==> flow/design.v <==
package params_pkg;
  parameter int COEFF_WIDTH    = 16;  
  parameter int DATA_WIDTH     = 12;  
  parameter int OUTPUT_WIDTH   = 16;  
  parameter int PIPELINE_DEPTH = 5;   
  parameter int NUM_TAPS       = 16;  
  parameter int INPUT_FRAC     = 11;  
  parameter int COEFF_FRAC     = 14;  
  parameter int OUTPUT_FRAC    = 14;  
  parameter int ACC_WIDTH      = 32;  
  localparam int PROD_WIDTH = DATA_WIDTH + COEFF_WIDTH;  
  localparam int SHIFT_RIGHT = (INPUT_FRAC + COEFF_FRAC) - OUTPUT_FRAC;  
  typedef logic signed [DATA_WIDTH-1:0]    in_t;
  typedef logic signed [COEFF_WIDTH-1:0]  coeff_t;
  typedef logic signed [PROD_WIDTH-1:0]   prod_t;
  typedef logic signed [ACC_WIDTH-1:0]    acc_t;
  typedef logic signed [OUTPUT_WIDTH-1:0] out_t;
  localparam logic [NUM_TAPS*COEFF_WIDTH-1:0] COEFF_ROM = {
    -16'sd28,
    -16'sd1014,
    -16'sd1589,
    -16'sd1638,
    -16'sd1153,
    -16'sd261,
    16'sd790,
    16'sd1710,
    16'sd2177,
    16'sd2110,
    16'sd1594,
    16'sd845,
    16'sd184,
    -16'sd179,
    -16'sd226,
    -16'sd116
  };
endpackage
import params_pkg::*;
module algorithm_core (
  input  logic                 clk,
  input  logic                 rst_n,
  input  logic                 s_valid,
  output logic                 s_ready,
  input  params_pkg::in_t      s_data,
  output logic                 m_valid,
  input  logic                 m_ready,
  output params_pkg::out_t     m_data
);
  assign s_ready = 1'b1;
  logic signed [DATA_WIDTH-1:0] samples [0:NUM_TAPS-1];
  logic valid_pipe [0:PIPELINE_DEPTH];
  logic signed [PROD_WIDTH-1:0] prods_comb [0:NUM_TAPS-1];
  params_pkg::acc_t prod_ext_comb [0:NUM_TAPS-1];
  params_pkg::acc_t stage_prod_reg   [0:NUM_TAPS-1];  
  params_pkg::acc_t stage_sum8_reg   [0:8-1];        
  params_pkg::acc_t stage_sum4_reg   [0:4-1];        
  params_pkg::acc_t stage_sum2_reg   [0:2-1];        
  params_pkg::acc_t stage_final_reg;                 
  genvar i;
  generate
    for (i = 0; i < NUM_TAPS; i++) begin : PROD_COMB
      always_comb begin
        prods_comb[i] = $signed(samples[i]) * $signed(COEFF_ROM[i*COEFF_WIDTH +: COEFF_WIDTH]);
        prod_ext_comb[i] = $signed({{(ACC_WIDTH-PROD_WIDTH){prods_comb[i][PROD_WIDTH-1]}}, prods_comb[i]});
      end
    end
  endgenerate
  integer idx;
  always_ff @(posedge clk or negedge rst_n) begin
    if (!rst_n) begin
      for (idx = 0; idx < NUM_TAPS; idx = idx + 1) begin
        samples[idx] <= '0;
      end
      for (idx = 0; idx <= PIPELINE_DEPTH; idx = idx + 1) begin
        valid_pipe[idx] <= 1'b0;
      end
      for (idx = 0; idx < NUM_TAPS; idx = idx + 1) begin
        stage_prod_reg[idx] <= '0;
      end
      for (idx = 0; idx < 8; idx = idx + 1) begin
        stage_sum8_reg[idx] <= '0;
      end
      for (idx = 0; idx < 4; idx = idx + 1) begin
        stage_sum4_reg[idx] <= '0;
      end
      for (idx = 0; idx < 2; idx = idx + 1) begin
        stage_sum2_reg[idx] <= '0;
      end
      stage_final_reg <= '0;
    end else begin
      if (s_valid && s_ready) begin
        for (idx = NUM_TAPS-1; idx >= 1; idx = idx - 1) begin
          samples[idx] <= samples[idx-1];
        end
        samples[0] <= s_data;
      end
      valid_pipe[0] <= s_valid & s_ready;
      for (idx = 0; idx < PIPELINE_DEPTH; idx = idx + 1) begin
        valid_pipe[idx+1] <= valid_pipe[idx];
      end
      for (idx = 0; idx < NUM_TAPS; idx = idx + 1) begin
        stage_prod_reg[idx] <= prod_ext_comb[idx];
      end
      for (idx = 0; idx < 8; idx = idx + 1) begin
        stage_sum8_reg[idx] <= stage_prod_reg[2*idx] + stage_prod_reg[2*idx + 1];
      end
      for (idx = 0; idx < 4; idx = idx + 1) begin
        stage_sum4_reg[idx] <= stage_sum8_reg[2*idx] + stage_sum8_reg[2*idx + 1];
      end
      for (idx = 0; idx < 2; idx = idx + 1) begin
        stage_sum2_reg[idx] <= stage_sum4_reg[2*idx] + stage_sum4_reg[2*idx + 1];
      end
      stage_final_reg <= stage_sum2_reg[0] + stage_sum2_reg[1];
    end
  end
  logic signed [ACC_WIDTH-1:0] shifted_acc;
  always_comb begin
    if (SHIFT_RIGHT >= 0)
      shifted_acc = $signed(stage_final_reg) >>> SHIFT_RIGHT;
    else
      shifted_acc = $signed(stage_final_reg) <<< (-SHIFT_RIGHT);
  end
  assign m_data  = params_pkg::out_t'(shifted_acc[OUTPUT_WIDTH-1:0]);
  assign m_valid = valid_pipe[PIPELINE_DEPTH];
endmodule
import params_pkg::*;
module algorithm_top (
  input  logic                 clk,
  input  logic                 rst_n,
  input  logic                 s_valid,
  output logic                 s_ready,
  input  params_pkg::in_t      s_data,
  output logic                 m_valid,
  input  logic                 m_ready,
  output params_pkg::out_t     m_data
);
  algorithm_core u_core (
    .clk      (clk),
    .rst_n    (rst_n),
    .s_valid  (s_valid),
    .s_ready  (s_ready),
    .s_data   (s_data),
    .m_valid  (m_valid),
    .m_ready  (m_ready),
    .m_data   (m_data)
  );
endmodule
Hand-over note for algorithm_top

=== From RTL to reports: algorithm_top ===
Module algorithm_top before and after one edit of its RTL, step after step.
Lines under "original" count in the file above, lines under "edited" in the edited file.
"difference" is "edited" less "original", of the values as shown; "rel. change" is that difference over "original", in percent.
Operators: Yosys type, input widths -> output width; for muxes data width and select width s.
Cell names lack the library's common part.
Not given: n/a

* Top module: algorithm_top
* Clock: clk
* Library: sky130hd
* Library corner: tt_025C_1v80

=== Edit of the RTL ===
Unified diff, file above to edited file.
A script made this edit. It changes what the design does and was not meant as an optimisation.

<pre>
@@ -121,5 +121,7 @@
   end
   assign m_data  = params_pkg::out_t'(shifted_acc[OUTPUT_WIDTH-1:0]);
-  assign m_valid = valid_pipe[PIPELINE_DEPTH];
+  logic m_valid_ff;
+  always_ff @(posedge clk) m_valid_ff <= valid_pipe[PIPELINE_DEPTH];
+  assign m_valid = m_valid_ff;
 endmodule
 import params_pkg::*;
</pre>

=== After elaboration ===
Yosys after proc, flatten, opt, wreduce and memory -nomap, before mapping. Enables and synchronous resets that opt folds into registers are not counted as muxes. Print and check cells are not counted. Equal cells are merged and count once.

{| class="wikitable"
|+ Word-level totals
! what !! original !! edited !! difference !! rel. change (%)
|-
| flip-flop bits (word level) || 929 || 930 || +1 || +0.11
|-
| input bits || 16 || 16 || 0 || 0.00
|-
| word-level cells || 84 || 85 || +1 || +1.19
|-
| output and inout bits || 18 || 18 || 0 || 0.00
|}

{| class="wikitable"
|+ Operators by class
! what !! original !! edited !! difference !! rel. change (%)
|-
| add/subtract/negate cells || 15 || 15 || 0 || 0.00
|-
| $mul || 16 || 16 || 0 || 0.00
|}

{| class="wikitable"
|+ Operators by type and width
! kind !! original !! edited !! difference !! rel. change (%)
|-
| $mul 12x11->23 const B || 4 || 4 || 0 || 0.00
|-
| $add 27x27->27 || 3 || 3 || 0 || 0.00
|-
| $mul 12x10->22 const B || 3 || 3 || 0 || 0.00
|-
| $mul 12x12->24 const B || 3 || 3 || 0 || 0.00
|-
| $add 25x25->26 || 2 || 2 || 0 || 0.00
|-
| $mul 12x6->18 const B || 2 || 2 || 0 || 0.00
|-
| $add 20x21->22 || 1 || 1 || 0 || 0.00
|-
| $add 21x21->22 || 1 || 1 || 0 || 0.00
|-
| $add 22x22->23 || 1 || 1 || 0 || 0.00
|-
| $add 22x24->25 || 1 || 1 || 0 || 0.00
|-
| $add 23x18->24 || 1 || 1 || 0 || 0.00
|-
| $add 23x24->25 || 1 || 1 || 0 || 0.00
|-
| $add 24x23->25 || 1 || 1 || 0 || 0.00
|-
| $add 24x24->25 || 1 || 1 || 0 || 0.00
|-
| $add 25x24->26 || 1 || 1 || 0 || 0.00
|-
| $add 25x26->27 || 1 || 1 || 0 || 0.00
|-
| $mul 12x13->25 const B || 1 || 1 || 0 || 0.00
|-
| $mul 12x4->16 const B || 1 || 1 || 0 || 0.00
|-
| $mul 12x8->20 const B || 1 || 1 || 0 || 0.00
|-
| $mul 12x9->21 const B || 1 || 1 || 0 || 0.00
|}

=== Longest topological paths ===
Longest topological path by Yosys (ltp), each cell counted once; first at word level (registers and memories cut), then after technology mapping (sequential cells cut; the memories' decode and read muxes count).

{| class="wikitable"
|+ Logic depth
! what !! original !! edited !! difference !! rel. change (%)
|-
| word-level depth || 1 || 1 || 0 || 0.00
|-
| ABC_AREA || 0 || 0 || n/a || n/a
|-
| depth in mapped cells || 21 || 21 || 0 || 0.00
|-
| gate-level depth less buffers || 21 || 21 || 0 || 0.00
|}

=== Mapped cells and area ===
The flow's flattened synthesis, as Yosys stat reports it; memories are mapped. The netlist is that of the ABC_AREA named above (0 if unset); the other value can give another one.

{| class="wikitable"
|+ Cells by type
! cell type !! original !! edited !! difference !! rel. change (%)
|-
| nor2_1 || 294 || 270 || -24 || -8.16
|-
| o21a_1 || 51 || 72 || +21 || +41.18
|-
| a21oi_1 || 392 || 373 || -19 || -4.85
|-
| nand3_1 || 99 || 81 || -18 || -18.18
|-
| inv_1 || 1372 || 1357 || -15 || -1.09
|-
| o21bai_1 || 80 || 65 || -15 || -18.75
|-
| xnor2_1 || 434 || 448 || +14 || +3.23
|-
| nand2b_1 || 59 || 45 || -14 || -23.73
|-
| o21ai_0 || 318 || 305 || -13 || -4.09
|-
| xor2_1 || 152 || 140 || -12 || -7.89
|-
| o21ai_1 || 51 || 40 || -11 || -21.57
|-
| or2_2 || 20 || 31 || +11 || +55.00
|-
| nor2b_1 || 81 || 71 || -10 || -12.35
|-
| clkbuf_1 || 59 || 49 || -10 || -16.95
|-
| nand4_1 || 32 || 22 || -10 || -31.25
|-
| o31ai_1 || 27 || 18 || -9 || -33.33
|-
| o41ai_1 || 15 || 6 || -9 || -60.00
|-
| a221oi_1 || 6 || 15 || +9 || +150.00
|}

Not every row of either side is listed.

{| class="wikitable"
|+ Mapped netlist
! what !! original !! edited !! difference !! rel. change (%)
|-
| standard cells after synthesis || 7508 || 7402 || -106 || -1.41
|-
| buffers || 68 || 57 || -11 || -16.18
|-
| flip-flops || 909 || 910 || +1 || +0.11
|-
| sequential part of the area (um2) || 22746.8 || 22766.8 || +20.0 || +0.09
|-
| chip area (Yosys) (um2) || 77071.4 || 76651.0 || -420.4 || -0.55
|}

The figures by module come from a second, unflattened synthesis with its own total; it is not the netlist above.

{| class="wikitable"
|+ Unflattened totals
! what !! original !! edited !! difference !! rel. change (%)
|-
| cell total of the unflattened synthesis || 7374 || 7363 || -11 || -0.15
|-
| area (unflattened synthesis) (um2) || 76423.3 || 76425.8 || +2.5 || 0.00
|}

Rows give one instance, submodules left out.

{| class="wikitable"
|+ Modules, original
! module !! times used !! cells !! area (um2) !! seq. area (um2)
|-
| algorithm_core || 1 || 7374 || 76423.3 || 22746.8
|-
| algorithm_top || 1 || 0 || 0.0 || 0.0
|}

{| class="wikitable"
|+ Modules, edited
! module !! times used !! cells !! area (um2) !! seq. area (um2)
|-
| algorithm_core || 1 || 7363 || 76425.8 || 22766.8
|-
| algorithm_top || 1 || 0 || 0.0 || 0.0
|}

=== Worst setup path after synthesis ===
Source: OpenSTA report_checks on the synthesized netlist (no wires, ideal clock, input and output delay 20% of the period each), path of least setup slack; recovery checks are left aside. Register names are those of the netlist, which keeps one name where synthesis merged equal registers.

{| class="wikitable"
|+ Timing path after synthesis
! what !! original !! edited !! difference !! rel. change (%)
|-
| kind || register to register || register to register || n/a || n/a
|-
| start point || reg u_core.samples[10][11] || reg u_core.samples[10][5] || n/a || n/a
|-
| end point || reg u_core.stage_prod_reg[10][21] || reg u_core.stage_prod_reg[10][21] || n/a || n/a
|-
| buffers on the path || 1 || 0 || -1 || -100.00
|-
| setup time (ns) || 0.064 || 0.124 || +0.060 || n/a
|-
| slack (ns) || 0.813 || 0.761 || -0.052 || n/a
|-
| launch time at the first pin (ns) || 0.000 || 0.000 || 0.000 || n/a
|-
| period (ns) || 6.0 || 6.0 || 0.0 || 0.00
|-
| path delay (ns) || 5.187 || 5.239 || +0.052 || +1.00
|-
| arrival time (ns) || 5.123 || 5.115 || -0.008 || -0.16
|-
| stages || 17 || 20 || +3 || +17.65
|-
| data required time (ns) || 5.936 || 5.876 || -0.060 || -1.01
|-
| period reached after synthesis (ns) || 5.187 || 5.239 || +0.052 || +1.00
|}

"path delay" = arrival - input delay + setup time.
"stages": output pins that drive a net of the path, with the launching flip-flop's if there is one; two outputs of one cell count as two.
"period reached after synthesis" is the clock period less the worst setup slack; recovery checks do not enter. This is arithmetic on one report: input and output delays are still those of the set period (20% each).
The rows between start and end are the longest chain of elaborated cells between them; the timing report does not say that the signal goes this way. Where chains are equally long, one stands for them.
A line is the first line of the expression or statement that the cell stems from. Yosys adds cells for indexed reads and writes and turns some case tables into memories.

On the way, after synthesis, original:
* Cell sequence: dfrtp_1 -> clkbuf_1 -> inv_1 -> fa_1 -> inv_1 -> fa_1 -> fa_1 -> fa_1 -> inv_1 -> fa_1 -> inv_1 -> ha_1 -> and4_1 -> a221o_1 -> o41a_1 -> nor4b_1 -> a211o_1
* Cells in the longest elaborated chain: 1
* Elaborated cells on any way between the ends: 1
* Source lines of those cells: 1
* Those cells by class: 1 x mul

{| class="wikitable"
|+ Ends and longest elaborated chain, after synthesis, original
! what !! line !! text
|-
| from (decl) || 49 || <nowiki>logic signed [DATA_WIDTH-1:0] samples [0:NUM_TAPS-1];</nowiki>
|-
| from (assign) || 71 || <nowiki>samples[idx] <= '0;</nowiki>
|-
| from (assign) || 92 || <nowiki>samples[idx] <= samples[idx-1];</nowiki>
|-
| $mul 12x10->22 || 62 || <nowiki>prods_comb[i] = $signed(samples[i]) * $signed(COEFF_ROM[i*COEFF_WIDTH +: COEFF_WIDTH]);</nowiki>
|-
| to (assign) || 77 || <nowiki>stage_prod_reg[idx] <= '0;</nowiki>
|-
| to (assign) || 101 || <nowiki>stage_prod_reg[idx] <= prod_ext_comb[idx];</nowiki>
|-
| to (decl) || 53 || <nowiki>params_pkg::acc_t stage_prod_reg   [0:NUM_TAPS-1];</nowiki>
|}

On the way, after synthesis, edited:
* Cell sequence: dfrtp_1 -> inv_1 -> fa_1 -> inv_1 -> fa_1 -> fa_1 -> fa_1 -> inv_1 -> fa_1 -> inv_1 -> ha_1 -> a21o_1 -> a21o_1 -> a21oi_1 -> a2bb2oi_1 -> o31ai_1 -> or4_1 -> a31oi_1 -> o21ai_1 -> xnor2_1
* Cells in the longest elaborated chain: 1
* Elaborated cells on any way between the ends: 1
* Source lines of those cells: 1
* Those cells by class: 1 x mul

{| class="wikitable"
|+ Ends and longest elaborated chain, after synthesis, edited
! what !! line !! text
|-
| from (decl) || 49 || <nowiki>logic signed [DATA_WIDTH-1:0] samples [0:NUM_TAPS-1];</nowiki>
|-
| from (assign) || 71 || <nowiki>samples[idx] <= '0;</nowiki>
|-
| from (assign) || 92 || <nowiki>samples[idx] <= samples[idx-1];</nowiki>
|-
| $mul 12x10->22 || 62 || <nowiki>prods_comb[i] = $signed(samples[i]) * $signed(COEFF_ROM[i*COEFF_WIDTH +: COEFF_WIDTH]);</nowiki>
|-
| to (assign) || 77 || <nowiki>stage_prod_reg[idx] <= '0;</nowiki>
|-
| to (assign) || 101 || <nowiki>stage_prod_reg[idx] <= prod_ext_comb[idx];</nowiki>
|-
| to (decl) || 53 || <nowiki>params_pkg::acc_t stage_prod_reg   [0:NUM_TAPS-1];</nowiki>
|}

=== Worst path after layout ===
Path of least setup slack in the final report of each run of pair 1 (OpenROAD, finished layout, wires in). Where an end is a register, its clock arrival counts in the times.

{| class="wikitable"
|+ Timing path post-layout
! what !! original !! edited !! difference !! rel. change (%)
|-
| kind || register to register || register to register || n/a || n/a
|-
| start point || reg u_core.samples[10][6] || reg u_core.samples[10][7] || n/a || n/a
|-
| end point || reg u_core.stage_prod_reg[10][21] || reg u_core.stage_prod_reg[10][21] || n/a || n/a
|-
| launch time at the first pin (ns) || 0.75 || 0.72 || -0.03 || -4.00
|-
| setup time (ns) || 0.06 || 0.13 || +0.07 || n/a
|-
| stages || 19 || 20 || +1 || +5.26
|-
| slack (ns) || 0.51 || 0.33 || -0.18 || n/a
|-
| data required time (ns) || 6.70 || 6.59 || -0.11 || -1.64
|-
| period (ns) || 6.0 || 6.0 || 0.0 || 0.00
|-
| buffers on the path || 0 || 0 || 0 || n/a
|-
| arrival time (ns) || 6.19 || 6.26 || +0.07 || +1.13
|}

The rows between start and end are the longest chain of elaborated cells between them; the timing report does not say that the signal goes this way. Where chains are equally long, one stands for them.

On the way, post-layout, original:
* Cell sequence: dfrtp_1 -> inv_1 -> fa_1 -> inv_1 -> fa_1 -> fa_1 -> fa_1 -> inv_1 -> fa_1 -> inv_1 -> ha_1 -> a21o_1 -> a21o_1 -> a21o_1 -> and3_1 -> a221o_1 -> o41a_1 -> nor4b_1 -> a211o_1
* Cells in the longest elaborated chain: 1
* Elaborated cells on any way between the ends: 1
* Source lines of those cells: 1
* Those cells by class: 1 x mul

{| class="wikitable"
|+ Ends and longest elaborated chain, post-layout, original
! what !! line !! text
|-
| from (decl) || 49 || <nowiki>logic signed [DATA_WIDTH-1:0] samples [0:NUM_TAPS-1];</nowiki>
|-
| from (assign) || 71 || <nowiki>samples[idx] <= '0;</nowiki>
|-
| from (assign) || 92 || <nowiki>samples[idx] <= samples[idx-1];</nowiki>
|-
| $mul 12x10->22 || 62 || <nowiki>prods_comb[i] = $signed(samples[i]) * $signed(COEFF_ROM[i*COEFF_WIDTH +: COEFF_WIDTH]);</nowiki>
|-
| to (assign) || 77 || <nowiki>stage_prod_reg[idx] <= '0;</nowiki>
|-
| to (assign) || 101 || <nowiki>stage_prod_reg[idx] <= prod_ext_comb[idx];</nowiki>
|-
| to (decl) || 53 || <nowiki>params_pkg::acc_t stage_prod_reg   [0:NUM_TAPS-1];</nowiki>
|}

On the way, post-layout, edited:
* Cell sequence: dfrtp_1 -> inv_1 -> fa_1 -> inv_1 -> fa_1 -> fa_1 -> fa_1 -> inv_1 -> fa_1 -> inv_1 -> ha_1 -> a21o_1 -> a21o_1 -> a21oi_1 -> a2bb2oi_1 -> o31ai_1 -> or4_1 -> a31oi_1 -> o21ai_1 -> xnor2_1
* Cells in the longest elaborated chain: 1
* Elaborated cells on any way between the ends: 1
* Source lines of those cells: 1
* Those cells by class: 1 x mul

{| class="wikitable"
|+ Ends and longest elaborated chain, post-layout, edited
! what !! line !! text
|-
| from (decl) || 49 || <nowiki>logic signed [DATA_WIDTH-1:0] samples [0:NUM_TAPS-1];</nowiki>
|-
| from (assign) || 71 || <nowiki>samples[idx] <= '0;</nowiki>
|-
| from (assign) || 92 || <nowiki>samples[idx] <= samples[idx-1];</nowiki>
|-
| $mul 12x10->22 || 62 || <nowiki>prods_comb[i] = $signed(samples[i]) * $signed(COEFF_ROM[i*COEFF_WIDTH +: COEFF_WIDTH]);</nowiki>
|-
| to (assign) || 77 || <nowiki>stage_prod_reg[idx] <= '0;</nowiki>
|-
| to (assign) || 101 || <nowiki>stage_prod_reg[idx] <= prod_ext_comb[idx];</nowiki>
|-
| to (decl) || 53 || <nowiki>params_pkg::acc_t stage_prod_reg   [0:NUM_TAPS-1];</nowiki>
|}

=== Flow runs ===
Runs of the flow (Yosys, OpenROAD) on both versions; the two runs of a pair have the same settings. The constraints put input and output delay at 20% of the set period each and load the outputs with 0.01 pF.

Flow settings, pair 1:
* CORE_UTILIZATION: 40
* period_ns: 6.0
* CAP_MARGIN: 20
* CORE_MARGIN: 2
* SLEW_MARGIN: 20

{| class="wikitable"
|+ Measured results, pair 1
! what !! original !! edited !! difference !! rel. change (%)
|-
| worst hold slack in the final report (ns) || 0.344 || 0.339 || -0.005 || n/a
|-
| utilization after routing (%) || 44.0 || 44.2 || +0.2 || n/a
|-
| standard-cell area of the final layout (um2) || 84548.6 || 84015.6 || -533.0 || -0.63
|-
| area of the die (um2) || 196205.0 || 195143.0 || -1062.0 || -0.54
|-
| final setup TNS (ns) || 0.000 || 0.000 || 0.000 || n/a
|-
| lowest setup slack (ns) || 0.507 || 0.328 || -0.179 || n/a
|-
| post-synthesis cell area (um2) || 77071.4 || 76651.0 || -420.4 || -0.55
|-
| achieved period (ns) || 5.493 || 5.672 || +0.179 || +3.26
|}

Flow settings, pair 2:
* ABC_AREA: 0
* CELL_PAD_IN_SITES_GLOBAL_PLACEMENT: 2
* CORE_MARGIN: 5
* CORE_UTILIZATION: 43
* CTS_CLUSTER_DIAMETER: 236
* CTS_CLUSTER_SIZE: 66
* GPL_TIMING_DRIVEN: 1
* PLACE_DENSITY_LB_ADDON: 0.21
* SETUP_SLACK_MARGIN: -0.35
* SLEW_MARGIN: 30
* period_ns: 6.53
* CAP_MARGIN: 20

{| class="wikitable"
|+ Measured results, pair 2
! what !! original !! edited !! difference !! rel. change (%)
|-
| worst hold slack in the final report (ns) || 0.367 || 0.374 || +0.007 || n/a
|-
| utilization after routing (%) || 45.3 || 45.3 || 0.0 || n/a
|-
| standard-cell area of the final layout (um2) || 80892.6 || 80553.5 || -339.1 || -0.42
|-
| area of the die (um2) || 187801.0 || 186801.0 || -1000.0 || -0.53
|-
| final setup TNS (ns) || 0.000 || 0.000 || 0.000 || n/a
|-
| lowest setup slack (ns) || 0.980 || 0.790 || -0.190 || n/a
|-
| post-synthesis cell area (um2) || 77071.4 || 76651.0 || -420.4 || -0.55
|-
| achieved period (ns) || 5.550 || 5.740 || +0.190 || +3.42
|}

"achieved period" = clock period - worst setup slack. The figure is calculated, with input and output delays left at 20% of the set period.

End of note.
